==> flow/design.v <==
module mulary
  (
   input wire        clk,
   input wire        reset,
   input integer     req_command,
   input wire [31:0] req_in_1,
   input wire [31:0] req_in_2,
   output reg [63:0] resp_result
   );
   reg           y_signed, y_signed0, y_signed1;
   reg           x_, x0_, x1_;
   reg [15:0]    x0, x1, y1, y2;
   reg [23:0]    y0, y3;
   wire [2:0]    br00 = {x0[1:0],1'b0};
   wire [2:0]    br01 = x0[3:1];
   wire [2:0]    br02 = x0[5:3];
   wire [2:0]    br03 = x0[7:5];
   wire [2:0]    br04 = {x0[9:8],x0_};
   wire [2:0]    br05 = x0[11:9];
   wire [2:0]    br06 = x0[13:11];
   wire [2:0]    br07 = x0[15:13];
   wire [2:0]    br10 = {x1[1:0],x_};
   wire [2:0]    br11 = x1[3:1];
   wire [2:0]    br12 = x1[5:3];
   wire [2:0]    br13 = x1[7:5];
   wire [2:0]    br14 = {x1[9:8],x1_};
   wire [2:0]    br15 = x1[11:9];
   wire [2:0]    br16 = x1[13:11];
   wire [2:0]    br17 = x1[15:13];
   reg           ng00, ng01, ng02, ng03, ng04, ng05, ng06, ng07;
   reg           ng10, ng11, ng12, ng13, ng14, ng15, ng16, ng17;
   always @(*)begin
      y_signed = 1'b0;
      y_signed0 = 1'b0;
      y_signed1 = 1'b0;
      x_  = 1'b0;
      x0_ = 1'b0;
      x1_ = 1'b0;
      x0 = 16'h0;
      x1 = 16'h0;
      y0 = 24'h0;
      y1 = 16'h0;
      y2 = 16'h0;
      y3 = 24'h0;
      ng00 = (br00[2:1]==2'b10)|(br00[2:0]==3'b110);
      ng01 = (br01[2:1]==2'b10)|(br01[2:0]==3'b110);
      ng02 = (br02[2:1]==2'b10)|(br02[2:0]==3'b110);
      ng03 = (br03[2:1]==2'b10)|(br03[2:0]==3'b110);
      ng04 = (br04[2:1]==2'b10)|(br04[2:0]==3'b110);
      ng05 = (br05[2:1]==2'b10)|(br05[2:0]==3'b110);
      ng06 = (br06[2:1]==2'b10)|(br06[2:0]==3'b110);
      ng07 = (br07[2:1]==2'b10)|(br07[2:0]==3'b110);
      if((req_command==0)|(req_command==1))begin
         ng10 = 1'b0;
         ng11 = 1'b0;
         ng12 = 1'b0;
         ng13 = 1'b0;
      end else begin
         ng10 = (br10[2:1]==2'b10)|(br10[2:0]==3'b110);
         ng11 = (br11[2:1]==2'b10)|(br11[2:0]==3'b110);
         ng12 = (br12[2:1]==2'b10)|(br12[2:0]==3'b110);
         ng13 = (br13[2:1]==2'b10)|(br13[2:0]==3'b110);
      end
      ng14 = (br14[2:1]==2'b10)|(br14[2:0]==3'b110);
      ng15 = (br15[2:1]==2'b10)|(br15[2:0]==3'b110);
      ng16 = (br16[2:1]==2'b10)|(br16[2:0]==3'b110);
      ng17 = (br17[2:1]==2'b10)|(br17[2:0]==3'b110);
      case(req_command)
        0,
        1,
        2,
        6,
        8,
        10,
        12,
        13:begin
           y_signed = 1'b0;
           y_signed0 = 1'b0;
           y_signed1 = 1'b0;
        end
        3,
        4:begin
           y_signed = 1'b1;
           y_signed0 = 1'b0;
           y_signed1 = 1'b0;
        end
        7,
        9,
        11:begin
           y_signed = 1'b1;
           y_signed0 = 1'b1;
           y_signed1 = 1'b1;
        end
      endcase
      case(req_command)
        0,
        1:begin
           x_  = req_in_1[7];
           x0_ = req_in_1[7];
           x1_ = req_in_1[15];
           x0[15:0] = req_in_1[15:0];
           x1[15:0] = req_in_1[23:8];
           y0[23:0] = req_in_2[23:0];
           y1[15:0] = req_in_2[15:0];
           y2[15:0] = req_in_2[23:8];
           y3[23:0] = req_in_2[23:0];
        end
        2,
        3,
        4:begin
           x_       = 1'b0;
           x0_ = req_in_1[7];
           x1_ = req_in_1[7];
           x0[15:0] = req_in_1[15:0];
           x1[15:0] = req_in_1[15:0];
           y0[23:0] = {8'h0,req_in_2[15:0]};
           y1[15:0] = req_in_2[15:0];
           y2[15:0] = req_in_2[31:16];
           y3[23:0] = {req_in_2[31:16],8'h0};
        end
        6,
        7,
        8,
        9:begin
           x_       = 1'b0;
           x0_ = req_in_1[7];
           x1_ = req_in_1[23];
           x0[15:0] = req_in_1[15:0];
           x1[15:0] = req_in_1[31:16];
           y0[23:0] = {8'h0,req_in_2[15:0]};
           y1[15:0] = req_in_2[15:0];
           y2[15:0] = req_in_2[31:16];
           y3[23:0] = {req_in_2[31:16],8'h0};
        end
        10,
        11:begin
           x_       = 1'b0;
           x0_      = 1'b0;
           x1_      = 1'b0;
           x0[15:0] = req_in_1[15:0];
           x1[15:0] = req_in_1[31:16];
           y0[23:0] = {req_in_2[7:0],16'h0};
           y1[15:0] = {req_in_2[15:8],8'h0};
           y2[15:0] = {8'h0,req_in_2[23:16]};
           y3[23:0] = {16'h0,req_in_2[31:24]};
        end
        12,
        13:begin
           x_       = 1'b0;
           x0_      = 1'b0;
           x1_      = 1'b0;
           x0[15:0] = req_in_1[15:0];
           x1[15:0] = req_in_1[31:16];
           y0[23:0] = {16'h0,req_in_2[7:0]};
           y1[15:0] = {req_in_2[15:8],8'h0};
           y2[15:0] = {8'h0,req_in_2[23:16]};
           y3[23:0] = {req_in_2[31:24],16'h0};
        end
      endcase
   end
   always @(*) begin
     resp_result = 64'h0;  
     case(req_command)
       0,
       1:begin
          resp_result[63:0] = (64'hfffe0000_00000000
                               +(result0      )
                               +(result1 << 8 )
                               + (((x1[15])? req_in_2[23:0] : 0) <<24)  );
       end
       2:begin
          resp_result[63:0] = (64'hfffdfffe_00000000
                               +(result0      )
                               +(result1 << 8 )
                               + (((x0[15])? req_in_2[15:0]  : 0) <<16)
                               + (((x1[15])? req_in_2[31:16] : 0) <<32)  );
       end
       4:begin
          resp_result[63:0] = ((64'hfffcfffe_00000000|{~(req_in_1[15]&req_in_2[31]),48'h0000_00000000})
                               +(result0      )
                               +(result1 << 8 )
                               + (((x0[15])? req_in_2[15:0]  : 0) <<16)
                               + (((x1[15])? req_in_2[31:16] : 0) <<32)  );
       end
       3:begin
          resp_result[63:0] = (64'hfffdfffe_00000000
                               +(result0     )
                               +(result1 << 8)  );
       end
       6:begin
          resp_result[63:0] = (64'hfffffffc_00000000
                               +(result0      )
                               +(result1 >> 8 )
                               + (((x0[15])? req_in_2[15:0]  : 0) <<16)
                               + (((x1[15])? req_in_2[31:16] : 0) <<16)  );
       end
       7:begin
          resp_result[63:0] = (64'hfffffffc_00000000
                               +(result0      )
                               +(result1 >> 8 )   );
       end
       8:begin
          resp_result[63:0] = (64'hfffffffe_00000000
                               +(result0      )
                               +(result1 << 24)
                               + (((x0[15])? req_in_2[15:0]  : 0) <<16)
                               + (((x1[15])? req_in_2[31:16] : 0) <<48)  );
       end
       9:begin
          resp_result[63:0] = ((64'hfffffffe_00000000|{req_in_1[15]^req_in_2[15],32'h00000000})
                               +(result0     )
                               +(result1 <<24));
       end
       10:begin
          resp_result[63:0] = (64'hfffffff8_00000000
                               +(result0      )
                               +(result1 << 8 )
                               + (((x0[7] )? req_in_2[7:0]  : 0) << 24)
                               + (((x0[15])? req_in_2[15:8] : 0) << 24)
                               + (((x1[7] )? req_in_2[23:16]: 0) << 24)
                               + (((x1[15])? req_in_2[31:24]: 0) << 24)  );
       end
       11:begin
          resp_result[63:0] = (64'hfffffff8_00000000
                               +(result0      )
                               +(result1 << 8 )  );
       end
       12,
       13:begin
          resp_result[63:0] = (64'hfffffffe_00000000
                               +(result0      )
                               +(result1 << 24)
                               + (((x0[7] )? req_in_2[7:0]  : 0) << 8)
                               + (((x0[15])? req_in_2[15:8] : 0) << 24)
                               + (((x1[7] )? req_in_2[23:16]: 0) << 40)
                               + (((x1[15])? req_in_2[31:24]: 0) << 56)  );
       end
     endcase
   end
   wire [27:0]   by00, by01, by02, by03, by04, by05, by06, by07;
   wire [27:0]   by10, by11, by12, by13, by14, by15, by16, by17;
   booth0 booth00(.i(0), .y_signed(y_signed0), .br(br00), .y(y0), .by(by00), .com(req_command));
   booth0 booth01(.i(1), .y_signed(y_signed0), .br(br01), .y(y0), .by(by01), .com(req_command));
   booth0 booth02(.i(1), .y_signed(y_signed0), .br(br02), .y(y0), .by(by02), .com(req_command));
   booth0 booth03(.i(1), .y_signed(y_signed0), .br(br03), .y(y0), .by(by03), .com(req_command));
   booth1 booth04(.i(0), .y_signed(y_signed1), .br(br04), .y(y1), .by(by04), .com(req_command));
   booth1 booth05(.i(1), .y_signed(y_signed1), .br(br05), .y(y1), .by(by05), .com(req_command));
   booth1 booth06(.i(1), .y_signed(y_signed1), .br(br06), .y(y1), .by(by06), .com(req_command));
   booth1 booth07(.i(1), .y_signed(y_signed1), .br(br07), .y(y1), .by(by07), .com(req_command));
   booth2 booth10(.i(0), .y_signed(y_signed), .br(br10), .y(y2), .by(by10), .com(req_command));
   booth2 booth11(.i(1), .y_signed(y_signed), .br(br11), .y(y2), .by(by11), .com(req_command));
   booth2 booth12(.i(1), .y_signed(y_signed), .br(br12), .y(y2), .by(by12), .com(req_command));
   booth2 booth13(.i(1), .y_signed(y_signed), .br(br13), .y(y2), .by(by13), .com(req_command));
   booth3 booth14(.i(0), .y_signed(y_signed), .br(br14), .y(y3), .by(by14), .com(req_command));
   booth3 booth15(.i(1), .y_signed(y_signed), .br(br15), .y(y3), .by(by15), .com(req_command));
   booth3 booth16(.i(1), .y_signed(y_signed), .br(br16), .y(y3), .by(by16), .com(req_command));
   booth3 booth17(.i(1), .y_signed(y_signed), .br(br17), .y(y3), .by(by17), .com(req_command));
   wire [63:0]   result0 = ((({1'b0,by00}+ng00)) +
                            (({1'b0,by01}+ng01)<<2) +
                            (({1'b0,by02}+ng02)<<4) +
                            (({1'b0,by03}+ng03)<<6) +
                            (({1'b0,by04}+ng04)<<8) +
                            (({1'b0,by05}+ng05)<<10) +
                            (({1'b0,by06}+ng06)<<12) +
                            (({1'b0,by07}+ng07)<<14) );
   wire [63:0]   result1 = ((({1'b0,by10}+(ng10<<8))) +
                            (({1'b0,by11}+(ng11<<8))<<2) +
                            (({1'b0,by12}+(ng12<<8))<<4) +
                            (({1'b0,by13}+(ng13<<8))<<6) +
                            (({1'b0,by14}+ng14)<<8) +
                            (({1'b0,by15}+ng15)<<10) +
                            (({1'b0,by16}+ng16)<<12) +
                            (({1'b0,by17}+ng17)<<14) );
endmodule
module booth0
  (
   input             i,
   input             y_signed,
   input [2:0]       br,
   input [23:0]      y,
   input integer     com,
   output reg [27:0] by
   );
   wire              y_sign = (com==11) ? y[23] : y[15]&y_signed;
   wire              S = ((br==3'b000)|(br==3'b111)) ? 1'b0 : y_sign^br[2] ;
   always @(*) begin
      case(br)
        3'b000: by[15:0] =  {16{1'b0}};
        3'b001: by[15:0] =  {y[15:0]};
        3'b010: by[15:0] =  {y[15:0]};
        3'b011: by[15:0] =  {y[14:0],1'b0};
        3'b100: by[15:0] = ~{y[14:0],1'b0};
        3'b101: by[15:0] = ~{y[15:0]};
        3'b110: by[15:0] = ~{y[15:0]};
        3'b111: by[15:0] =  {16{1'b0}};
      endcase
      if((com==0)||(com==1)||(com==10)||(com==11))begin
         case(br)
           3'b000: by[24:16] =  {9{1'b0}};
           3'b001: by[24:16] =  {y[23]&y_signed,y[23:16]};
           3'b010: by[24:16] =  {y[23]&y_signed,y[23:16]};
           3'b011: by[24:16] =  {y[23:15]};
           3'b100: by[24:16] = ~{y[23:15]};
           3'b101: by[24:16] = ~{y[23]&y_signed,y[23:16]};
           3'b110: by[24:16] = ~{y[23]&y_signed,y[23:16]};
           3'b111: by[24:16] =  {9{1'b0}};
         endcase
         if(i) by[27:25] = {2'b01,~S};
         else  by[27:25] = {~S,S,S};
      end else begin
         case(br)
           3'b000: by[16] =  1'b0;
           3'b001: by[16] =  y[15]&y_signed;
           3'b010: by[16] =  y[15]&y_signed;
           3'b011: by[16] =  y[15];
           3'b100: by[16] = ~y[15];
           3'b101: by[16] = ~(y[15]&y_signed);
           3'b110: by[16] = ~(y[15]&y_signed);
           3'b111: by[16] =  1'b0;
         endcase
         if(i) by[27:17] = {8'h0,2'b01,~S};
         else  by[27:17] = {8'h0,~S,S,S};
      end
   end
endmodule
module booth1
  (
   input             i,
   input             y_signed,
   input [2:0]       br,
   input [15:0]      y,
   input integer     com,
   output reg [27:0] by
   );
   wire              S = ((br==3'b000)|(br==3'b111)) ? 1'b0 : (y[15]&y_signed)^br[2] ;
   always @(*) begin
      case(br)
        3'b000: by[15:0] =  {16{1'b0}};
        3'b001: by[15:0] =  {y[15:0]};
        3'b010: by[15:0] =  {y[15:0]};
        3'b011: by[15:0] =  {y[14:0],1'b0};
        3'b100: by[15:0] = ~{y[14:0],1'b0};
        3'b101: by[15:0] = ~{y[15:0]};
        3'b110: by[15:0] = ~{y[15:0]};
        3'b111: by[15:0] =  {16{1'b0}};
      endcase
      by[27:16] = 0;  
      case(com)
        0,
        1: begin
           case(br)
             3'b000: by[16] =  1'b0;
             3'b001: by[16] =  1'b0;
             3'b010: by[16] =  1'b0;
             3'b011: by[16] =  y[15];
             3'b100: by[16] = ~y[15];
             3'b101: by[16] =  1'b0;
             3'b110: by[16] =  1'b0;
             3'b111: by[16] =  1'b0;
           endcase
           by[27:17] = 0;
        end
        2,
        3,
        4,
        6,
        7,
        8,
        9,
        12,
        13: begin
           case(br)
             3'b000: by[16] =  1'b0;
             3'b001: by[16] =  y[15]&y_signed;
             3'b010: by[16] =  y[15]&y_signed;
             3'b011: by[16] =  y[15];
             3'b100: by[16] = ~y[15];
             3'b101: by[16] =~(y[15]&y_signed);
             3'b110: by[16] =~(y[15]&y_signed);
             3'b111: by[16] =  1'b0;
           endcase
           by[27:17] = {8'h0,2'b01,~S};
        end
        10,
        11: begin
           case(br)
             3'b000: by[16] =  1'b0;
             3'b001: by[16] =  y[15]&y_signed;
             3'b010: by[16] =  y[15]&y_signed;
             3'b011: by[16] =  y[15];
             3'b100: by[16] = ~y[15];
             3'b101: by[16] =~(y[15]&y_signed);
             3'b110: by[16] =~(y[15]&y_signed);
             3'b111: by[16] =  1'b0;
           endcase
           if(i) by[27:17] = {8'h0,2'b01,~S};
           else  by[27:17] = {8'h0,~S,S,S};
        end
      endcase
   end
endmodule
module booth2
  (
   input             i,
   input             y_signed,
   input [2:0]       br,
   input [15:0]      y,
   input integer     com,
   output reg [27:0] by
   );
   wire              y_sign = ((com==11) ? y[7] : y[15]) & y_signed;
   wire              S = ((br==3'b000)|(br==3'b111)) ? 1'b0 : y_sign^br[2] ;
   always @(*) begin
      if((com==10)||(com==11))begin
         if(i) by[19:17] = {2'b01,~S};
         else  by[19:17] = {~S,S,S};
         by[24:20] = 0;
      end else begin
         case(br)
           3'b000: by[24:17] =  {8{1'b0}};
           3'b001: by[24:17] =  {y[15]&y_signed,y[15:9]};
           3'b010: by[24:17] =  {y[15]&y_signed,y[15:9]};
           3'b011: by[24:17] =  {y[15:8]};
           3'b100: by[24:17] = ~{y[15:8]};
           3'b101: by[24:17] = ~{y[15]&y_signed,y[15:9]};
           3'b110: by[24:17] = ~{y[15]&y_signed,y[15:9]};
           3'b111: by[24:17] =  {8{1'b0}};
         endcase
      end
      if((com==0)|(com==1))begin
         case(br)
           3'b000: by[16] =  1'b0;
           3'b001: by[16] =  y[8];
           3'b010: by[16] =  y[8];
           3'b011: by[16] =  1'b0;
           3'b100: by[16] =  1'b0;
           3'b101: by[16] = ~y[8];
           3'b110: by[16] = ~y[8];
           3'b111: by[16] =  1'b0;
         endcase
         by[27:25] = {2'b01,~S};
         by[15:0] = ({16{1'b0}});
      end else if((com==10)|(com==11))begin
         case(br)
           3'b000: by[16:8] =  {9{1'b0}};
           3'b001: by[16:8] =  {y[7]&y_signed,y[7:0]};
           3'b010: by[16:8] =  {y[7]&y_signed,y[7:0]};
           3'b011: by[16:8] =  {y[7:0],1'b0};
           3'b100: by[16:8] = ~{y[7:0],1'b0};
           3'b101: by[16:8] = ~{y[7]&y_signed,y[7:0]};
           3'b110: by[16:8] = ~{y[7]&y_signed,y[7:0]};
           3'b111: by[16:8] =  {9{1'b0}};
         endcase
         by[27:25] = 0;
         by[7:0] = 0;
      end else begin
         case(br)
           3'b000: by[16:8] =  {9{1'b0}};
           3'b001: by[16:8] =   y[8:0];
           3'b010: by[16:8] =   y[8:0];
           3'b011: by[16:8] =  {y[7:0],1'b0};
           3'b100: by[16:8] = ~{y[7:0],1'b0};
           3'b101: by[16:8] =  ~y[8:0];
           3'b110: by[16:8] =  ~y[8:0];
           3'b111: by[16:8] =  {9{1'b0}};
         endcase
         if(i) by[27:25] = {2'b01,~S};
         else  by[27:25] = {~S,S,S};
         by[7:0] = 0;
      end
   end
endmodule
module booth3
  (
   input             i,
   input             y_signed,
   input [2:0]       br,
   input [23:0]      y,
   input integer     com,
   output reg [27:0] by
   );
   wire              y_sign = ((com==11) ? y[7] : y[23]) & y_signed;
   wire              S = ((br==3'b000)|(br==3'b111)) ? 1'b0 : y_sign^br[2] ;
   always @(*) begin
      case(br)
        3'b000: by[7:0] =  {8{1'b0}};
        3'b001: by[7:0] =  {y[7:0]};
        3'b010: by[7:0] =  {y[7:0]};
        3'b011: by[7:0] =  {y[6:0],1'b0};
        3'b100: by[7:0] = ~{y[6:0],1'b0};
        3'b101: by[7:0] = ~{y[7:0]};
        3'b110: by[7:0] = ~{y[7:0]};
        3'b111: by[7:0] =  {8{1'b0}};
      endcase
      if((com==10)||(com==11))begin
         case(br)
           3'b000: by[8] =  1'b0;
           3'b001: by[8] =  y[7]&y_signed;
           3'b010: by[8] =  y[7]&y_signed;
           3'b011: by[8] =  y[7];
           3'b100: by[8] = ~y[7];
           3'b101: by[8] =~(y[7]&y_signed);
           3'b110: by[8] =~(y[7]&y_signed);
           3'b111: by[8] =  1'b0;
         endcase
         if(i) by[11:9] = {2'b01,~S};
         else  by[11:9] = {~S,S,S};
         by[27:12] = 0;
      end else begin
         case(br)
           3'b000: by[24:8] =  {17{1'b0}};
           3'b001: by[24:8] =  {y[23]&y_signed,y[23:8]};
           3'b010: by[24:8] =  {y[23]&y_signed,y[23:8]};
           3'b011: by[24:8] =  {y[23:7]};
           3'b100: by[24:8] = ~{y[23:7]};
           3'b101: by[24:8] = ~{y[23]&y_signed,y[23:8]};
           3'b110: by[24:8] = ~{y[23]&y_signed,y[23:8]};
           3'b111: by[24:8] =  {17{1'b0}};
         endcase
         by[27:25] = {2'b01,~S};
      end
   end
endmodule
module cpa
  (
   input integer      req_command,
   input wire [63:0]  mul,
   input wire [4:0]   mulctl,
   input wire [31:0]  aln0,
   input wire [31:0]  aln1,
   input wire [31:0]  aln2,
   input wire [31:0]  aln3,
   output wire [31:0] add0,
   output wire [31:0] add1,
   output wire [31:0] add2,
   output wire [31:0] add3,
   output wire [81:0] addo
   );
   wire [81:0]        alnmul = (((mulctl[4]) ? {16'h0,mul[63:0]} : {mul[47:0],32'h0}) ^
                                {{34{mulctl[3]}},{16{mulctl[2]}},{16{mulctl[1]}},{16{mulctl[0]}}} );
   wire [2:0]         alnctl = (req_command==13) ? mulctl[2:0] : 3'b0;
   reg                cin0, cin1, cin2, cin3;
   wire [16:0]        sum01 = aln0[15: 0] + alnmul[63:48] + cin0;
   wire [16:0]        sum11 = aln1[15: 0] + alnmul[47:32] + cin1;
   wire [16:0]        sum21 = aln2[15: 0] + alnmul[31:16] + cin2;
   wire [16:0]        sum31 = aln3[15: 0] + alnmul[15: 0] + cin3;
   wire [17:0]        sum00 = aln0[31:16] + alnmul[81:64]   + sum01[16];
   wire [16:0]        sum10 = aln1[31:16] + {16{alnctl[2]}} + sum11[16];
   wire [16:0]        sum20 = aln2[31:16] + {16{alnctl[1]}} + sum21[16];
   wire [16:0]        sum30 = aln3[31:16] + {16{alnctl[0]}} + sum31[16];
   always @(*) begin
      if(req_command==13)begin
         cin0 = (mulctl[3]==1'b1);
         cin1 = (mulctl[2]==1'b1);
         cin2 = (mulctl[1]==1'b1);
         cin3 = (mulctl[0]==1'b1);
      end else begin
         cin0 = sum11[16];
         cin1 = sum21[16];
         cin2 = sum31[16];
         cin3 = (mulctl[0]==1'b1);
      end
   end
   assign add0 = {sum00[15:0], sum01[15:0]};
   assign add1 = {sum10[15:0], sum11[15:0]};
   assign add2 = {sum20[15:0], sum21[15:0]};
   assign add3 = {sum30[15:0], sum31[15:0]};
   assign addo = {sum00[17:0], sum01[15:0], sum11[15:0], sum21[15:0], sum31[15:0]};
endmodule
module fmad_check
  (
   input [31:0]      x,
   input [31:0]      y,
   input [31:0]      z,
   output reg [31:0] rslt,
   output reg [4:0]  flag
   );
   always @ (x or y or z) begin
      rslt = {32{1'bx}};
      flag = 5'h0;
      if((x[30:23]==8'hff)&(x[22:0]!=0))begin
         rslt    = x|32'h00400000;
         flag[4] = ~x[22]|((y[30:23]==8'hff)&~y[22]&(y[21:0]!=0))|((z[30:23]==8'hff)&~z[22]&(z[21:0]!=0));
      end else if((y[30:23]==8'hff)&(y[22:0]!=0))begin
         rslt    = y|32'h00400000;
         flag[4] = ~y[22]|((x[30:23]==8'hff)&~x[22]&(x[21:0]!=0))|((z[30:23]==8'hff)&~z[22]&(z[21:0]!=0));
      end else if(((x[30:23]==8'hff)&(y[30:0]==0))|((y[30:23]==8'hff)&(x[30:0]==0)))begin
         rslt    = 32'hffc00000;
         flag[4] = 1'b1;
      end else if((z[30:23]==8'hff)&(z[22:0]!=0))begin
         rslt    = z|32'h00400000;
         flag[4] = ~z[22]|((x[30:23]==8'hff)&~x[22]&(x[21:0]!=0))|((y[30:23]==8'hff)&~y[22]&(y[21:0]!=0));
      end else if(((x[30:23]==8'hff)|(y[30:23]==8'hff))&((z[30:23]==8'hff)))begin
         if((x[31]^y[31])==z[31])begin
            rslt    = z[31:0];
         end else begin
            rslt    = 32'hffc00000;
            flag[4] = 1'b1;
         end
      end else if(x[30:23]==8'hff)begin
         rslt = {x[31]^y[31],x[30:0]};
      end else if(y[30:23]==8'hff)begin
         rslt = {x[31]^y[31],y[30:0]};
      end else if(z[30:23]==8'hff)begin
         rslt = z[31:0];
      end else if((x[30:0]==0)|(y[30:0]==0))begin
         if(z[30:0]==0)
           rslt = {z[31]&(x[31]^y[31]),z[30:0]};
         else
           rslt = z;
      end else begin
         flag[0] = 1'b1;
      end
   end
endmodule
module fmad
  (
   input                    clk,
   input                    reset,
   input                    req,
   input integer            req_command,
   input [31:0]             x,
   input [31:0]             y,
   input [31:0]             z,
   input [31:0]             w,
   output reg signed [31:0] acc0, acc1, acc2, acc3,  
   output reg signed [ 9:0] exp0, exp1, exp2, exp3,  
   output reg [31:0]        rslt,                    
   output reg [4:0]         flag                     
   );
   reg               en0, en1;
   always @ (*) begin
      if(reset)begin
         en0 = 1'b0;
      end else begin
         en0 = req;
      end
   end
   always @ (posedge clk) begin
      if(reset)begin
         en1 <= 1'b0;
      end else begin
         en1 <= en0;
      end
   end
   wire[4:0]         flag0i;                    
   wire [31:0]       rslt0i;                    
   reg [4:0]         flag0, flag1;              
   reg [31:0]        rslt0, rslt1;              
   fmad_check fmad_check
     (
      .x(x),
      .y(y),
      .z(z),
      .rslt(rslt0i),
      .flag(flag0i)
   );
   always @ (posedge clk) begin
      if(en0) begin
         if(req_command==1)begin
            flag0 <= flag0i;
            rslt0 <= rslt0i;
         end else begin
            flag0 <= 0;
         end
      end
      if(en1)begin
         flag1 <= flag0;
         rslt1 <= rslt0;
      end
   end
   wire [23:0]       fracx = {(x[30:23]!=8'h00),x[22:0]};                    
   wire [23:0]       fracy = {(y[30:23]!=8'h00),y[22:0]};                    
   wire [31:0]       fracz = {(z[30:23]!=8'h00),z[22:0],8'h0};               
   wire [7:0]        expx =       (x[30:23]==8'h00) ? 8'h01 : x[30:23];      
   wire [7:0]        expy =       (y[30:23]==8'h00) ? 8'h01 : y[30:23];      
   wire signed [8:0] expz = {1'b0,(z[30:23]==8'h00) ? 8'h01 : z[30:23]};     
   wire signed [9:0] expm = expx+expy-127+1;                                 
   wire signed [9:0] expd = expm-expz;                                       
   wire [63:0]       muli;
   wire [31:0]       req_in_1 = ((req_command == 1) ? {8'h0,fracx[23:0]}
                                 :                    {1'b1,x[6:0],  1'b1,y[6:0],  1'b1,z[6:0],  1'b1,w[6:0]});
   wire [31:0]       req_in_2 = ((req_command == 1) ? {8'h0,fracy[23:0]}
                                 :                    {1'b1,x[22:16],1'b1,y[22:16],1'b1,z[22:16],1'b1,w[22:16]});
   mulary mulary
     (
      .clk(clk),
      .reset(reset),
      .req_command(req_command),
      .req_in_1(req_in_1),
      .req_in_2(req_in_2),
      .resp_result(muli)
   );
   reg [5:0]         sfti;
   always @ (*) begin
      if(expd>=55)begin
         sfti = 55;
      end else if(expd>=0)begin
         sfti = expd;
      end else if(expd>=-32)begin
         sfti = expd+32;
      end else begin
         sfti = 0;
      end
   end
   reg [5:0]         sft0, sft1, sft2, sft3;
   reg [8:0]         expa;                                                               
   reg               sgnz;                                                               
   wire signed [9:0] exp0p = {1'b0,x[30:23]} + {1'b0,x[14:7]};                           
   wire signed [9:0] exp1p = {1'b0,y[30:23]} + {1'b0,y[14:7]};                           
   wire signed [9:0] exp2p = {1'b0,z[30:23]} + {1'b0,z[14:7]};                           
   wire signed [9:0] exp3p = {1'b0,w[30:23]} + {1'b0,w[14:7]};                           
   reg signed [9:0]  exp0l, exp1l, exp2l, exp3l;                                         
   wire sftout0 = ((exp0l==0) | (aln0[48:30]!={19{1'b0}}) & (aln0[48:30]!={19{1'b1}}));  
   wire sftout1 = ((exp1l==0) | (aln1[48:30]!={19{1'b0}}) & (aln1[48:30]!={19{1'b1}}));  
   wire sftout2 = ((exp2l==0) | (aln2[48:30]!={19{1'b0}}) & (aln2[48:30]!={19{1'b1}}));  
   wire sftout3 = ((exp3l==0) | (aln3[48:30]!={19{1'b0}}) & (aln3[48:30]!={19{1'b1}}));  
   wire signed [9:0] exp0i = (!sftout0) ? exp0 : exp0l;                                  
   wire signed [9:0] exp1i = (!sftout1) ? exp1 : exp1l;                                  
   wire signed [9:0] exp2i = (!sftout2) ? exp2 : exp2l;                                  
   wire signed [9:0] exp3i = (!sftout3) ? exp3 : exp3l;                                  
   wire signed [9:0] exd0 = exp0p - exp0i + 16;                                          
   wire signed [9:0] exd1 = exp1p - exp1i + 16;                                          
   wire signed [9:0] exd2 = exp2p - exp2i + 16;                                          
   wire signed [9:0] exd3 = exp3p - exp3i + 16;                                          
   reg [63:0]        mul;
   reg [4:0]         mulctl;
   reg [48:0]        aln0, aln1, aln2, aln3;
   wire [31:0]       add0, add1, add2, add3;
   always @ (posedge clk) begin
      if(en0)begin
         if(req_command==13)begin
            if((x[30:23]==0)|(x[14:7]==0)|(exd0<0))  exp0l <= 0;
            else                                     exp0l <= exp0p;
            if((y[30:23]==0)|(y[14:7]==0)|(exd1<0))  exp1l <= 0;
            else                                     exp1l <= exp1p;
            if((z[30:23]==0)|(z[14:7]==0)|(exd2<0))  exp2l <= 0;
            else                                     exp2l <= exp2p;
            if((w[30:23]==0)|(w[14:7]==0)|(exd3<0))  exp3l <= 0;
            else                                     exp3l <= exp3p;
         end
         if(req_command==13)begin
            mul <= muli;
         end else begin
            mul <= {16'h0,muli[47:0]};
         end
         if(req_command==1)begin
            sgnz <= z[31];
            if(expd>=0)begin
               expa <= expm;
            end else if(expd>=-32)begin
               expa <= expm+32;
            end else begin
               expa <= expz;
            end
         end
         if(req_command==13)begin
            mulctl <= {1'b1,x[31]^x[15], y[31]^y[15], z[31]^z[15], w[31]^w[15]};
         end else begin
            if(expd>=0) mulctl <= {1'b0,{4{(x[31]^y[31]^z[31])}}};
            else        mulctl <= {1'b1,{4{(x[31]^y[31]^z[31])}}};
         end
         if(req_command==13)begin
            if(exd0[9:6]!=0) sft0 <= 63;
            else             sft0 <= exd0;
            if(exd1[9:6]!=0) sft1 <= 63;
            else             sft1 <= exd1;
            if(exd2[9:6]!=0) sft2 <= 63;
            else             sft2 <= exd2;
            if(exd3[9:6]!=0) sft3 <= 63;
            else             sft3 <= exd3;
         end else begin
            if(sfti>=48)begin
               acc0 <= 0;            acc1 <= fracz;            acc2 <= fracz;            acc3 <= fracz;
               sft0 <= 0;            sft1 <= sfti;             sft2 <= sfti-16;          sft3 <= sfti-32;
            end else if(sfti>=32)begin
               acc0 <= fracz;        acc1 <= fracz;            acc2 <= fracz;            acc3 <= {fracz,16'h0};
               sft0 <= sfti+16;      sft1 <= sfti;             sft2 <= sfti-16;          sft3 <= sfti-16;
            end else if(sfti>=16)begin
               acc0 <= fracz;        acc1 <= fracz;            acc2 <= {fracz,16'h0};    acc3 <= 0;
               sft0 <= sfti+16;      sft1 <= sfti;             sft2 <= sfti;             sft3 <= 0;
            end else begin
               acc0 <= fracz;        acc1 <= {fracz,16'h0};    acc2 <= 0;                acc3 <= 0;
               sft0 <= sfti+16;      sft1 <= sfti+16;          sft2 <= 0;                sft3 <= 0;
            end
         end
      end
      if(reset)begin
         exp0 <= 0;
         acc0 <= 0;
         exp1 <= 0;
         acc1 <= 0;
         exp2 <= 0;
         acc2 <= 0;
         exp3 <= 0;
         acc3 <= 0;
      end else if((req_command==13)&(en1))begin  
         if(!sftout0)begin
            exp0 <= exp0l;
            acc0 <= add0;
         end
         if(!sftout1)begin
            exp1 <= exp1l;
            acc1 <= add1;
         end
         if(!sftout2)begin
            exp2 <= exp2l;
            acc2 <= add2;
         end
         if(!sftout3)begin
            exp3 <= exp3l;
            acc3 <= add3;
         end
      end
   end
   always @ (*) begin
      if(req_command==1)begin  
         aln0 = {acc0,16'h0}>>sft0;
         aln1 = {acc1,16'h0}>>sft1;
         aln2 = {acc2,16'h0}>>sft2;
         aln3 = {acc3,16'h0}>>sft3;
      end else begin
         aln0 = $signed({acc0,16'h0})>>>sft0;
         aln1 = $signed({acc1,16'h0})>>>sft1;
         aln2 = $signed({acc2,16'h0})>>>sft2;
         aln3 = $signed({acc3,16'h0})>>>sft3;
      end
   end
   wire [81:0]       addi;
   cpa cpa
     (
      .req_command(req_command),   
      .mul(mul),
      .mulctl(mulctl),
      .aln0(aln0),      .aln1(aln1),      .aln2(aln2),      .aln3(aln3),
      .add0(add0),      .add1(add1),      .add2(add2),      .add3(add3),
      .addo(addi)
   );
   reg [81:0]        add;
   reg [8:0]         expr;
   reg               sgnr;
   always @ (posedge clk) begin
      if(en1 & flag0[0])begin
         add[81:0] <= addi;
         sgnr <= sgnz;
         expr <= expa;
      end
   end
   wire [64:0]   nrmi,nrm0,nrm1,nrm2,nrm3,nrm4,nrm5;
   wire [1:0]    ssn;
   wire [5:0]    nrmsft;                                 
   assign nrmsft[5] = (~(|nrmi[64:32])|(&nrmi[64:32]))& (expr[8:5]!=4'h0);
   assign nrmsft[4] = (~(|nrm5[64:48])|(&nrm5[64:48]))&((expr[8:4]&{3'h7,~nrmsft[5],  1'b1})!=5'h00);
   assign nrmsft[3] = (~(|nrm4[64:56])|(&nrm4[64:56]))&((expr[8:3]&{3'h7,~nrmsft[5:4],1'b1})!=6'h00);
   assign nrmsft[2] = (~(|nrm3[64:60])|(&nrm3[64:60]))&((expr[8:2]&{3'h7,~nrmsft[5:3],1'b1})!=7'h00);
   assign nrmsft[1] = (~(|nrm2[64:62])|(&nrm2[64:62]))&((expr[8:1]&{3'h7,~nrmsft[5:2],1'b1})!=8'h00);
   assign nrmsft[0] = (~(|nrm1[64:63])|(&nrm1[64:63]))&((expr[8:0]&{3'h7,~nrmsft[5:1],1'b1})!=9'h000);
   assign nrmi = {add[81:18],(|add[17:0])};
   assign nrm5 = (~nrmsft[5]) ? nrmi : {add[49:0], 15'h0};
   assign nrm4 = (~nrmsft[4]) ? nrm5 : {nrm5[48:0], 16'h0000};
   assign nrm3 = (~nrmsft[3]) ? nrm4 : {nrm4[56:0], 8'h00};
   assign nrm2 = (~nrmsft[2]) ? nrm3 : {nrm3[60:0], 4'h0};
   assign nrm1 = (~nrmsft[1]) ? nrm2 : {nrm2[62:0], 2'b00};
   assign nrm0 = (~nrmsft[0]) ? nrm1 : {nrm1[63:0], 1'b0};
   assign ssn = {nrm0[38],(|nrm0[37:0])};
   wire [2:0]    grsn = {nrm0[40:39],(|ssn)};
   wire          rnd = (~nrmi[64]) ? (grsn[1:0]==2'b11)|(grsn[2:1]==2'b11)
                                   : ((grsn[1:0]==2'b00)|                           
                                      ((grsn[1]^grsn[0])     &(grsn[0]))|           
                                      ((grsn[2]^(|grsn[1:0]))&(grsn[1]^grsn[0])));  
   wire [9:0]    expn = expr-nrmsft+{1'b0,(nrm0[64]^nrm0[63])};  
   wire [30:0]   rsltr = (~nrm0[64]) ? {expn,nrm0[62:40]}+rnd : {expn,~nrm0[62:40]}+rnd;
   always @ (*) begin
      rslt[31] = sgnr^add[81];
      flag = 0;
      if(flag1[0] == 1'b0)begin
         rslt = rslt1;
         flag = flag1;
      end else if(nrmi==0)begin
         rslt[31:0] = 32'h00000000;
      end else if(expn[9])begin
         rslt[30:0] = 31'h00000000;
         flag[0] = 1'b1;
         flag[1] = 1'b1;
      end else if((expn[8:0]>=9'h0ff)&(~expn[9]))begin
         rslt[30:0] = 31'h7f800000;
         flag[0] = 1'b1;
         flag[2] = 1'b1;
      end else if(~nrm0[64])begin
         rslt[30:0] = rsltr[30:0];
         flag[0] = |grsn[1:0] | (rsltr[30:23]==8'hff);
         flag[1] = ((rsltr[30:23]==8'h00)|((expn[7:0]==8'h00)&~ssn[1]))&(|grsn[1:0]);
         flag[2] = (rsltr[30:23]==8'hff);
      end else begin
         rslt[30:0] = rsltr[30:0];
         flag[0] = |grsn[1:0] | (rsltr[30:23]==8'hff);
         flag[1] = ((rsltr[30:23]==8'h00)|((expn[7:0]==8'h00)&((~ssn[1]&~ssn[0])|(ssn[1]&ssn[0])) ))&(|grsn[1:0]);
         flag[2] = (rsltr[30:23]==8'hff);
      end
   end
endmodule
module fmad_fp32
  (
   input         clk,
   input         reset,
   input         req,
   input [31:0]  x,
   input [31:0]  y,
   input [31:0]  z,
   output [31:0] rslt,
   output [4:0]  flag
   );
   wire signed [31:0] acc0, acc1, acc2, acc3;
   wire signed [9:0]  exp0, exp1, exp2, exp3;
   fmad fmad
     (
      .clk(clk),
      .reset(reset),
      .req(req),
      .req_command(1),
      .x(x),
      .y(y),
      .z(z),
      .w(32'h0),
      .acc0(acc0), .acc1(acc1), .acc2(acc2), .acc3(acc3),
      .exp0(exp0), .exp1(exp1), .exp2(exp2), .exp3(exp3),
      .rslt(rslt),
      .flag(flag)
   );
endmodule
Hand-over note for fmad_fp32

== Reports on fmad_fp32 ==
Tool output for the design above before and after an edit, in the order of the flow.
"before" refers to lines of the RTL above, "after" to lines of the edited file.
"change" is "after" less "before", of the values as shown; "relative change" is that difference over "before", in percent.
Operators carry their Yosys type and port widths (W data, S select, Z words).
A cell with - has no value.

* Top: fmad_fp32
* Clock input: clk
* Cell library: sky130hd
* Timing corner: tt_025C_1v80

== The edit ==
The edit as a unified diff against the file above.
A script made this edit. It changes what the design does and was not meant as an optimisation.

<pre>
@@ -883,5 +883,5 @@
          flag[0] = 1'b1;
          flag[1] = 1'b1;
-      end else if((expn[8:0]>=9'h0ff)&(~expn[9]))begin
+      end else if((expn[8:0]==9'h0ff)&(~expn[9]))begin
          rslt[30:0] = 31'h7f800000;
          flag[0] = 1'b1;
</pre>

== After elaboration ==
Counts by Yosys on the flattened word-level netlist (proc, flatten, opt, wreduce; memories kept). Register bits leave out memories and registers merged into their read ports (data or address). Print and check cells are left out. Cells with the same type and inputs are merged into one.
Yosys's memory passes give these memory sizes; they may raise the number of words (mostly to a power of two), join words into wider ones and drop unused or constant bits.

{| class="wikitable"
|+ Storage and ports
! what !! before !! after !! change !! relative change (%)
|-
| ROM bits || 48 || 48 || 0 || 0.00
|-
| word-level cells || 537 || 537 || 0 || 0.00
|-
| output and inout port bits || 37 || 37 || 0 || 0.00
|-
| input port bits || 99 || 99 || 0 || 0.00
|-
| register bits after elaboration || 376 || 376 || 0 || 0.00
|-
| memory cells || 1 || 1 || 0 || 0.00
|}

{| class="wikitable"
|+ Operators by class
! what !! before !! after !! change !! relative change (%)
|-
| $lt $le $gt $ge || 7 || 6 || -1 || -14.29
|-
| add/subtract/negate cells || 52 || 52 || 0 || 0.00
|-
| bitwise operators || 143 || 143 || 0 || 0.00
|-
| equal/unequal tests || 98 || 99 || +1 || +1.02
|-
| shifts and indexed selects || 4 || 4 || 0 || 0.00
|-
| multiplexer cells || 114 || 114 || 0 || 0.00
|-
| reductions and logical operators || 96 || 96 || 0 || 0.00
|}

{| class="wikitable"
|+ Memory list
! what !! before !! after
|-
| words x width with read and write ports || 16x3 r1 w0 || 16x3 r1 w0
|}

{| class="wikitable"
|+ Operator list
! operator !! before !! after !! change !! relative change (%)
|-
| $ge A9 B8 Y1 const B || 1 || 0 || -1 || -100.00
|-
| $eq A9 B8 Y1 const B || 0 || 1 || +1 || -
|}

Operator kinds equal on both sides are left out: 120.

== Depth ==
Yosys ltp: most cells in a row. Word level: on the elaborated netlist, between registers, memories and ports. Mapped: between sequential cells and ports; inverters and the memories' decode and read muxes count.

{| class="wikitable"
|+ Depth
! what !! before !! after !! change !! relative change (%)
|-
| word-level depth || 46 || 46 || 0 || 0.00
|-
| ABC_AREA || 0 || 0 || - || -
|-
| gate-level depth with buffers || 98 || 99 || +1 || +1.02
|-
| gate-level depth less buffers || 96 || 96 || 0 || 0.00
|}

== After synthesis ==
The flow's flattened synthesis, as Yosys stat reports it; memories are mapped. The netlist is that of the ABC_AREA named above (0 if unset); the other value can give another one.

{| class="wikitable"
|+ Cell types
! cell type !! before !! after !! change !! relative change (%)
|-
| sky130_fd_sc_hd__mux2i_1 || 173 || 216 || +43 || +24.86
|-
| sky130_fd_sc_hd__inv_1 || 330 || 288 || -42 || -12.73
|-
| sky130_fd_sc_hd__nand2_1 || 690 || 652 || -38 || -5.51
|-
| sky130_fd_sc_hd__and3_1 || 42 || 80 || +38 || +90.48
|-
| sky130_fd_sc_hd__nand3_1 || 195 || 163 || -32 || -16.41
|-
| sky130_fd_sc_hd__nor3_1 || 92 || 119 || +27 || +29.35
|-
| sky130_fd_sc_hd__o22ai_1 || 123 || 98 || -25 || -20.33
|-
| sky130_fd_sc_hd__nor2_1 || 525 || 549 || +24 || +4.57
|-
| sky130_fd_sc_hd__o21ai_0 || 349 || 373 || +24 || +6.88
|-
| sky130_fd_sc_hd__o2bb2ai_1 || 0 || 23 || +23 || -
|-
| sky130_fd_sc_hd__and2_1 || 44 || 66 || +22 || +50.00
|-
| sky130_fd_sc_hd__a22oi_1 || 99 || 118 || +19 || +19.19
|-
| sky130_fd_sc_hd__mux4_2 || 62 || 44 || -18 || -29.03
|-
| sky130_fd_sc_hd__o221ai_1 || 62 || 46 || -16 || -25.81
|-
| sky130_fd_sc_hd__xor2_1 || 290 || 305 || +15 || +5.17
|-
| sky130_fd_sc_hd__o21bai_1 || 45 || 30 || -15 || -33.33
|-
| sky130_fd_sc_hd__xnor2_1 || 486 || 472 || -14 || -2.88
|-
| sky130_fd_sc_hd__nor2b_1 || 82 || 96 || +14 || +17.07
|}

Cell types equal on both sides are left out: 20.
Not every row of either side is listed.

{| class="wikitable"
|+ Synthesis totals
! what !! before !! after !! change !! relative change (%)
|-
| sequential part of the area (um^2) || 9,238.9 || 9,268.9 || +30.0 || +0.32
|-
| buffer cells || 525 || 535 || +10 || +1.90
|-
| cells in the netlist || 6,528 || 6,624 || +96 || +1.47
|-
| flip-flops || 340 || 341 || +1 || +0.29
|-
| synthesis area (um^2) || 52,287.6 || 52,816.9 || +529.3 || +1.01
|}

By module: a second synthesis without flattening, with its own total; a netlist apart from the flattened one above.

{| class="wikitable"
|+ Unflattened totals
! what !! before !! after !! change !! relative change (%)
|-
| cell total of the unflattened synthesis || 14,455 || 14,424 || -31 || -0.21
|-
| area (unflattened synthesis) (um^2) || 109,087.1 || 109,100.9 || +13.8 || +0.01
|}

Each row is one instance without its submodules.

{| class="wikitable"
|+ By module, before
! module !! instances !! sequential area (um^2) !! cells !! area (um^2)
|-
| mulary || 1 || 0.0 || 6,056 || 46,024.1
|-
| fmad || 1 || 12,462.0 || 4,814 || 38,884.8
|-
| cpa || 1 || 0.0 || 1,079 || 7,947.6
|-
| booth3 || 4 || 0.0 || 159 || 1,023.5
|-
| booth2 || 4 || 0.0 || 148 || 1,011.0
|-
| booth0 || 4 || 0.0 || 135 || 880.8
|-
| booth1 || 4 || 0.0 || 108 || 718.2
|-
| fmad_check || 1 || 0.0 || 304 || 1,689.1
|-
| fmad_fp32 || 1 || 0.0 || 2 || 7.5
|}

{| class="wikitable"
|+ By module, after
! module !! instances !! sequential area (um^2) !! cells !! area (um^2)
|-
| mulary || 1 || 0.0 || 6,136 || 46,270.6
|-
| fmad || 1 || 12,462.0 || 4,703 || 38,652.1
|-
| cpa || 1 || 0.0 || 1,079 || 7,947.6
|-
| booth3 || 4 || 0.0 || 159 || 1,023.5
|-
| booth2 || 4 || 0.0 || 148 || 1,011.0
|-
| booth0 || 4 || 0.0 || 135 || 880.8
|-
| booth1 || 4 || 0.0 || 108 || 718.2
|-
| fmad_check || 1 || 0.0 || 304 || 1,689.1
|-
| fmad_fp32 || 1 || 0.0 || 2 || 7.5
|}

== Worst setup path after synthesis ==
Source: OpenSTA report_checks on the synthesized netlist (no wires, ideal clock, input and output delay 20% of the period each), path of least setup slack; recovery checks are left aside. Register names are those of the netlist, which keeps one name where synthesis merged equal registers.

{| class="wikitable"
|+ Timing path post-synthesis
! what !! before !! after !! change !! relative change (%)
|-
| kind || register -> output || register -> register || - || -
|-
| start || register fmad.expr[8] || register fmad.sft3[0] || - || -
|-
| end || output flag[1] || register fmad.add[80] || - || -
|-
| stages on the path || 65 || 96 || +31 || +47.69
|-
| launch time at the first pin (ns) || 0.000 || 0.000 || 0.000 || -
|-
| buffers on the path || 14 || 3 || -11 || -78.57
|-
| delay of the path (ns) || 13.032 || 16.497 || +3.465 || +26.59
|-
| period (ns) || 17.5 || 17.5 || 0.0 || 0.00
|-
| data arrival time (ns) || 13.032 || 16.221 || +3.189 || +24.47
|-
| output delay (ns) || 3.500 || - || - || -
|-
| required time (ns) || 14.000 || 17.224 || +3.224 || +23.03
|-
| library setup time (ns) || - || 0.276 || - || -
|-
| setup slack (ns) || 0.968 || 1.003 || +0.035 || -
|-
| synthesis period reached (ns) || 16.532 || 16.497 || -0.035 || -0.21
|}

"delay of the path" is the arrival time less input delay plus setup time.
At an output port there is no setup time.
"stages on the path": output pins that drive a net of the path, with the launching flip-flop's if there is one; two outputs of one cell count as two.
"synthesis period reached" is the clock period less the worst setup slack; recovery checks do not enter. This is arithmetic on one report: input and output delays are still those of the set period (20% each).
The rows between start and end are the longest chain of elaborated cells between them; the timing report does not say that the signal goes this way. Where chains are equally long, one stands for them.
A line is the first line of the expression or statement that the cell stems from. Yosys adds cells for indexed reads and writes and turns some case tables into memories.
A register here has more assigning lines than the two given.

On the way, post-synthesis, before:
* Cell sequence: sky130_fd_sc_hd__edfxtp_1 sky130_fd_sc_hd__inv_1 sky130_fd_sc_hd__ha_1 sky130_fd_sc_hd__nor3b_1 sky130_fd_sc_hd__a21oi_4 sky130_fd_sc_hd__buf_4 sky130_fd_sc_hd__inv_2 sky130_fd_sc_hd__clkbuf_1 sky130_fd_sc_hd__clkbuf_1 sky130_fd_sc_hd__ha_1 sky130_fd_sc_hd__nor4b_1 sky130_fd_sc_hd__nor2_1 sky130_fd_sc_hd__nand4_1 sky130_fd_sc_hd__mux2_4 sky130_fd_sc_hd__nand2_8 sky130_fd_sc_hd__clkinv_4 sky130_fd_sc_hd__buf_6 sky130_fd_sc_hd__clkbuf_1 [29 not listed] sky130_fd_sc_hd__mux2i_4 sky130_fd_sc_hd__nor2_4 sky130_fd_sc_hd__inv_2 sky130_fd_sc_hd__buf_1 sky130_fd_sc_hd__ha_1 sky130_fd_sc_hd__inv_1 sky130_fd_sc_hd__ha_1 sky130_fd_sc_hd__a21o_1 sky130_fd_sc_hd__a21oi_1 sky130_fd_sc_hd__o21bai_1 sky130_fd_sc_hd__a21oi_1 sky130_fd_sc_hd__inv_1 sky130_fd_sc_hd__a21oi_1 sky130_fd_sc_hd__o21bai_1 sky130_fd_sc_hd__xnor2_1 sky130_fd_sc_hd__o21ai_0 sky130_fd_sc_hd__or4b_2 sky130_fd_sc_hd__o31ai_1
* Cells in the longest elaborated chain: 44
* Elaborated cells on any way between the ends: 90
* Those cells by class: add/sub (4); compare (1); eq/ne (2); mux (13); logic (48); reduce/logical (22)

{| class="wikitable"
|+ Ends and longest elaborated chain, post-synthesis, before
! what !! RTL line !! source
|-
| start: declaration || 840 || <nowiki>reg [8:0]         expr;</nowiki>
|-
| start: assignment || 846 || <nowiki>expr <= expa;</nowiki>
|-
| $reduce_bool A4 Y1 || 852 || <nowiki>assign nrmsft[5] = (~(|nrmi[64:32])|(&nrmi[64:32]))& (expr[8:5]!=4'h0);</nowiki>
|-
| $and A1 B1 Y1 || 852 ||
|-
| $mux W65 || 859 || <nowiki>assign nrm5 = (~nrmsft[5]) ? nrmi : {add[49:0], 15'h0};</nowiki>
|-
| $reduce_or A17 Y1 || 853 || <nowiki>assign nrmsft[4] = (~(|nrm5[64:48])|(&nrm5[64:48]))&((expr[8:4]&{3'h7,~nrmsft[5],  1'b1})!=5'h00);</nowiki>
|-
| $not A1 Y1 || 853 ||
|-
| $or A1 B1 Y1 || 853 ||
|-
| $and A1 B1 Y1 || 853 ||
|-
| [30 not listed] || - ||
|-
| $or A1 B1 Y1 || 892 || <nowiki>flag[1] = ((rsltr[30:23]==8'h00)|((expn[7:0]==8'h00)&~ssn[1]))&(|grsn[1:0]);</nowiki>
|-
| $and A1 B1 Y1 || 892 ||
|-
| $mux W1 || 889 || <nowiki>end else if(~nrm0[64])begin</nowiki>
|-
| $mux W1 || 885 || <nowiki>end else if((expn[8:0]>=9'h0ff)&(~expn[9]))begin</nowiki>
|-
| $mux W1 || 881 || <nowiki>end else if(expn[9])begin</nowiki>
|-
| $mux W3 || 879 || <nowiki>end else if(nrmi==0)begin</nowiki>
|-
| $mux W3 || 876 || <nowiki>if(flag1[0] == 1'b0)begin</nowiki>
|-
| end: declaration || 911 || <nowiki>output [4:0]  flag</nowiki>
|}

On the way, post-synthesis, after:
* Cell sequence: sky130_fd_sc_hd__edfxtp_1 sky130_fd_sc_hd__clkbuf_1 sky130_fd_sc_hd__buf_1 sky130_fd_sc_hd__clkbuf_1 sky130_fd_sc_hd__mux4_2 sky130_fd_sc_hd__a21oi_1 sky130_fd_sc_hd__nand2_1 sky130_fd_sc_hd__o21ai_0 sky130_fd_sc_hd__o22ai_1 sky130_fd_sc_hd__ha_1 sky130_fd_sc_hd__nor2b_1 sky130_fd_sc_hd__o21ai_0 sky130_fd_sc_hd__nand2b_1 sky130_fd_sc_hd__a21o_1 sky130_fd_sc_hd__a21o_1 sky130_fd_sc_hd__a21o_1 sky130_fd_sc_hd__a21o_1 sky130_fd_sc_hd__a21o_1 [60 not listed] sky130_fd_sc_hd__nor2b_1 sky130_fd_sc_hd__o21ai_0 sky130_fd_sc_hd__nand2b_1 sky130_fd_sc_hd__and2_1 sky130_fd_sc_hd__o21ai_0 sky130_fd_sc_hd__nand2b_1 sky130_fd_sc_hd__a21o_1 sky130_fd_sc_hd__a21o_1 sky130_fd_sc_hd__a21o_1 sky130_fd_sc_hd__a21o_1 sky130_fd_sc_hd__a21o_1 sky130_fd_sc_hd__a21o_1 sky130_fd_sc_hd__a21oi_1 sky130_fd_sc_hd__nor2b_1 sky130_fd_sc_hd__o21ai_0 sky130_fd_sc_hd__nand2b_1 sky130_fd_sc_hd__a21oi_1 sky130_fd_sc_hd__xnor2_1
* Cells in the longest elaborated chain: 7
* Elaborated cells on any way between the ends: 7
* Source lines of those cells: 6
* Those cells by class: add/sub (6); shift (1)

{| class="wikitable"
|+ Ends and longest elaborated chain, post-synthesis, after
! what !! RTL line !! source
|-
| start: declaration || 706 || <nowiki>reg [5:0]         sft0, sft1, sft2, sft3;</nowiki>
|-
| start: assignment || 771 || <nowiki>else             sft3 <= exd3;</nowiki>
|-
| start: assignment || 778 || <nowiki>sft0 <= sfti+16;      sft1 <= sfti;             sft2 <= sfti-16;          sft3 <= sfti-16;</nowiki>
|-
| $shr A48 B6 Y16 || 821 || <nowiki>aln3 = {acc3,16'h0}>>sft3;</nowiki>
|-
| $add A16 B16 Y17 || 546 || <nowiki>wire [16:0]        sum31 = aln3[15: 0] + alnmul[15: 0] + cin3;</nowiki>
|-
| $add A17 B1 Y17 || 546 ||
|-
| $add A17 B1 Y17 || 545 || <nowiki>wire [16:0]        sum21 = aln2[15: 0] + alnmul[31:16] + cin2;</nowiki>
|-
| $add A17 B1 Y17 || 544 || <nowiki>wire [16:0]        sum11 = aln1[15: 0] + alnmul[47:32] + cin1;</nowiki>
|-
| $add A17 B1 Y17 || 543 || <nowiki>wire [16:0]        sum01 = aln0[15: 0] + alnmul[63:48] + cin0;</nowiki>
|-
| $add A18 B1 Y18 || 547 || <nowiki>wire [17:0]        sum00 = aln0[31:16] + alnmul[81:64]   + sum01[16];</nowiki>
|-
| end: assignment || 844 || <nowiki>add[81:0] <= addi;</nowiki>
|-
| end: declaration || 839 || <nowiki>reg [81:0]        add;</nowiki>
|}

== Worst path after layout ==
Path of least setup slack in the final report of each run of pair 1 (OpenROAD, finished layout, wires in). Where an end is a register, its clock arrival counts in the times.

{| class="wikitable"
|+ Timing path after layout
! what !! before !! after !! change !! relative change (%)
|-
| kind || register -> output || register -> register || - || -
|-
| start || register fmad.add[50] || register fmad.sft3[0] || - || -
|-
| end || output flag[1] || register fmad.add[80] || - || -
|-
| buffers on the path || 3 || 2 || -1 || -33.33
|-
| period (ns) || 16.8 || 16.8 || 0.0 || 0.00
|-
| output delay (ns) || 3.36 || - || - || -
|-
| library setup time (ns) || - || 0.27 || - || -
|-
| setup slack (ns) || 0.86 || 0.85 || -0.01 || -
|-
| stages on the path || 50 || 94 || +44 || +88.00
|-
| required time (ns) || 13.44 || 17.10 || +3.66 || +27.23
|-
| launch time at the first pin (ns) || 0.55 || 0.60 || +0.05 || +9.09
|-
| data arrival time (ns) || 12.58 || 16.25 || +3.67 || +29.17
|}

The rows between start and end are the longest chain of elaborated cells between them; the timing report does not say that the signal goes this way. Where chains are equally long, one stands for them.
A register here has more assigning lines than the two given.

On the way, after layout, before:
* Cell sequence: sky130_fd_sc_hd__edfxtp_1 sky130_fd_sc_hd__or4_1 sky130_fd_sc_hd__nor4_2 sky130_fd_sc_hd__nand4_2 sky130_fd_sc_hd__a21oi_4 sky130_fd_sc_hd__inv_2 sky130_fd_sc_hd__ha_1 sky130_fd_sc_hd__nor4b_1 sky130_fd_sc_hd__nor2_1 sky130_fd_sc_hd__nand4_1 sky130_fd_sc_hd__mux2_4 sky130_fd_sc_hd__nand2_8 sky130_fd_sc_hd__clkinv_4 sky130_fd_sc_hd__ha_1 sky130_fd_sc_hd__nor3_1 sky130_fd_sc_hd__nor2_1 sky130_fd_sc_hd__o211ai_1 sky130_fd_sc_hd__mux2i_4 [14 not listed] sky130_fd_sc_hd__mux2i_4 sky130_fd_sc_hd__nor2_4 sky130_fd_sc_hd__buf_4 sky130_fd_sc_hd__a221oi_2 sky130_fd_sc_hd__nand2_1 sky130_fd_sc_hd__ha_1 sky130_fd_sc_hd__a21oi_1 sky130_fd_sc_hd__a21oi_1 sky130_fd_sc_hd__ha_1 sky130_fd_sc_hd__ha_1 sky130_fd_sc_hd__inv_1 sky130_fd_sc_hd__nor3_2 sky130_fd_sc_hd__nand3_1 sky130_fd_sc_hd__nor4_1 sky130_fd_sc_hd__xor2_1 sky130_fd_sc_hd__o211ai_1 sky130_fd_sc_hd__o31ai_2 sky130_fd_sc_hd__clkdlybuf4s50_1
* Cells in the longest elaborated chain: 46
* Elaborated cells on any way between the ends: 94
* Those cells by class: add/sub (4); compare (1); eq/ne (2); mux (13); logic (50); reduce/logical (24)

{| class="wikitable"
|+ Ends and longest elaborated chain, after layout, before
! what !! RTL line !! source
|-
| start: declaration || 839 || <nowiki>reg [81:0]        add;</nowiki>
|-
| start: assignment || 844 || <nowiki>add[81:0] <= addi;</nowiki>
|-
| $reduce_or A33 Y1 || 852 || <nowiki>assign nrmsft[5] = (~(|nrmi[64:32])|(&nrmi[64:32]))& (expr[8:5]!=4'h0);</nowiki>
|-
| $not A1 Y1 || 852 ||
|-
| $or A1 B1 Y1 || 852 ||
|-
| $and A1 B1 Y1 || 852 ||
|-
| $mux W65 || 859 || <nowiki>assign nrm5 = (~nrmsft[5]) ? nrmi : {add[49:0], 15'h0};</nowiki>
|-
| $reduce_or A17 Y1 || 853 || <nowiki>assign nrmsft[4] = (~(|nrm5[64:48])|(&nrm5[64:48]))&((expr[8:4]&{3'h7,~nrmsft[5],  1'b1})!=5'h00);</nowiki>
|-
| $not A1 Y1 || 853 ||
|-
| [32 not listed] || - ||
|-
| $or A1 B1 Y1 || 892 || <nowiki>flag[1] = ((rsltr[30:23]==8'h00)|((expn[7:0]==8'h00)&~ssn[1]))&(|grsn[1:0]);</nowiki>
|-
| $and A1 B1 Y1 || 892 ||
|-
| $mux W1 || 889 || <nowiki>end else if(~nrm0[64])begin</nowiki>
|-
| $mux W1 || 885 || <nowiki>end else if((expn[8:0]>=9'h0ff)&(~expn[9]))begin</nowiki>
|-
| $mux W1 || 881 || <nowiki>end else if(expn[9])begin</nowiki>
|-
| $mux W3 || 879 || <nowiki>end else if(nrmi==0)begin</nowiki>
|-
| $mux W3 || 876 || <nowiki>if(flag1[0] == 1'b0)begin</nowiki>
|-
| end: declaration || 911 || <nowiki>output [4:0]  flag</nowiki>
|}

On the way, after layout, after:
* Cell sequence: sky130_fd_sc_hd__edfxtp_1 sky130_fd_sc_hd__clkbuf_16 sky130_fd_sc_hd__mux4_2 sky130_fd_sc_hd__mux2_4 sky130_fd_sc_hd__and3_4 sky130_fd_sc_hd__o31ai_4 sky130_fd_sc_hd__fa_2 sky130_fd_sc_hd__nor2b_1 sky130_fd_sc_hd__o21ai_1 sky130_fd_sc_hd__nand2b_1 sky130_fd_sc_hd__a21o_1 sky130_fd_sc_hd__a21o_1 sky130_fd_sc_hd__a21o_1 sky130_fd_sc_hd__a21o_1 sky130_fd_sc_hd__a21o_1 sky130_fd_sc_hd__a21o_1 sky130_fd_sc_hd__a21o_1 sky130_fd_sc_hd__a21o_1 [58 not listed] sky130_fd_sc_hd__nor2b_1 sky130_fd_sc_hd__o21ai_1 sky130_fd_sc_hd__nand2b_1 sky130_fd_sc_hd__and2_4 sky130_fd_sc_hd__o21ai_2 sky130_fd_sc_hd__nand2b_1 sky130_fd_sc_hd__a21o_1 sky130_fd_sc_hd__a21o_1 sky130_fd_sc_hd__a21o_1 sky130_fd_sc_hd__a21o_1 sky130_fd_sc_hd__a21o_1 sky130_fd_sc_hd__a21o_1 sky130_fd_sc_hd__a21oi_2 sky130_fd_sc_hd__nor2b_1 sky130_fd_sc_hd__o21ai_1 sky130_fd_sc_hd__nand2b_1 sky130_fd_sc_hd__a21oi_2 sky130_fd_sc_hd__xnor2_1
* Cells in the longest elaborated chain: 7
* Elaborated cells on any way between the ends: 7
* Source lines of those cells: 6
* Those cells by class: add/sub (6); shift (1)

{| class="wikitable"
|+ Ends and longest elaborated chain, after layout, after
! what !! RTL line !! source
|-
| start: declaration || 706 || <nowiki>reg [5:0]         sft0, sft1, sft2, sft3;</nowiki>
|-
| start: assignment || 771 || <nowiki>else             sft3 <= exd3;</nowiki>
|-
| start: assignment || 778 || <nowiki>sft0 <= sfti+16;      sft1 <= sfti;             sft2 <= sfti-16;          sft3 <= sfti-16;</nowiki>
|-
| $shr A48 B6 Y16 || 821 || <nowiki>aln3 = {acc3,16'h0}>>sft3;</nowiki>
|-
| $add A16 B16 Y17 || 546 || <nowiki>wire [16:0]        sum31 = aln3[15: 0] + alnmul[15: 0] + cin3;</nowiki>
|-
| $add A17 B1 Y17 || 546 ||
|-
| $add A17 B1 Y17 || 545 || <nowiki>wire [16:0]        sum21 = aln2[15: 0] + alnmul[31:16] + cin2;</nowiki>
|-
| $add A17 B1 Y17 || 544 || <nowiki>wire [16:0]        sum11 = aln1[15: 0] + alnmul[47:32] + cin1;</nowiki>
|-
| $add A17 B1 Y17 || 543 || <nowiki>wire [16:0]        sum01 = aln0[15: 0] + alnmul[63:48] + cin0;</nowiki>
|-
| $add A18 B1 Y18 || 547 || <nowiki>wire [17:0]        sum00 = aln0[31:16] + alnmul[81:64]   + sum01[16];</nowiki>
|-
| end: assignment || 844 || <nowiki>add[81:0] <= addi;</nowiki>
|-
| end: declaration || 839 || <nowiki>reg [81:0]        add;</nowiki>
|}

== Flow runs ==
Both versions went through the flow (Yosys, OpenROAD) with the same settings in each pair. Constraints: input delay and output delay 20% of the set period each, output load 0.01 pF.

Settings, pair 1:
* CORE_UTILIZATION: 40
* period_ns: 16.8
* CAP_MARGIN: 20
* CORE_MARGIN: 2
* SLEW_MARGIN: 20

{| class="wikitable"
|+ Results, pair 1
! what !! before !! after !! change !! relative change (%)
|-
| overall die area (um^2) || 133,627.0 || 134,964.0 || +1,337.0 || +1.00
|-
| standard-cell area after layout (um^2) || 56,710.6 || 57,277.4 || +566.8 || +1.00
|-
| chip area after synthesis (Yosys) (um^2) || 52,287.6 || 52,816.9 || +529.3 || +1.01
|-
| worst-case hold slack (ns) || 0.413 || 0.416 || +0.003 || -
|-
| achieved clock period (ns) || 15.945 || 15.948 || +0.003 || +0.02
|-
| total negative slack on setup checks (ns) || 0.000 || 0.000 || 0.000 || -
|-
| utilization (%) || 43.7 || 43.6 || -0.1 || -
|-
| total power of the final layout (W) || 0.014643 || 0.014337 || -0.000306 || -2.09
|-
| worst setup slack after layout (ns) || 0.855 || 0.852 || -0.003 || -
|}

Settings, pair 2:
* CELL_PAD_IN_SITES_DETAIL_PLACEMENT: 1
* CELL_PAD_IN_SITES_GLOBAL_PLACEMENT: 0
* CORE_ASPECT_RATIO: 0.82
* CORE_UTILIZATION: 59
* CTS_CLUSTER_DIAMETER: 87
* CTS_CLUSTER_SIZE: 12
* PLACE_DENSITY_LB_ADDON: 0.19
* SLEW_MARGIN: 25
* period_ns: 24.7
* CAP_MARGIN: 20
* CORE_MARGIN: 2

{| class="wikitable"
|+ Results, pair 2
! what !! before !! after
|-
| overall die area (um^2) || 91,032.1 || -
|-
| standard-cell area after layout (um^2) || 55,086.6 || -
|-
| chip area after synthesis (Yosys) (um^2) || 52,287.6 || -
|-
| worst-case hold slack (ns) || 0.419 || -
|-
| achieved clock period (ns) || 22.095 || -
|-
| total negative slack on setup checks (ns) || 0.000 || -
|-
| utilization (%) || 62.9 || -
|-
| worst setup slack after layout (ns) || 2.605 || -
|}

pair 2, after: incomplete, routing halted on ODB-0269.
"achieved clock period" means the clock period less the worst setup slack. The figure is calculated, with input and output delays left at 20% of the set period.
"total power of the final layout" rests on the timing tool's default activity at the inputs, not on a simulated workload.

End of note.
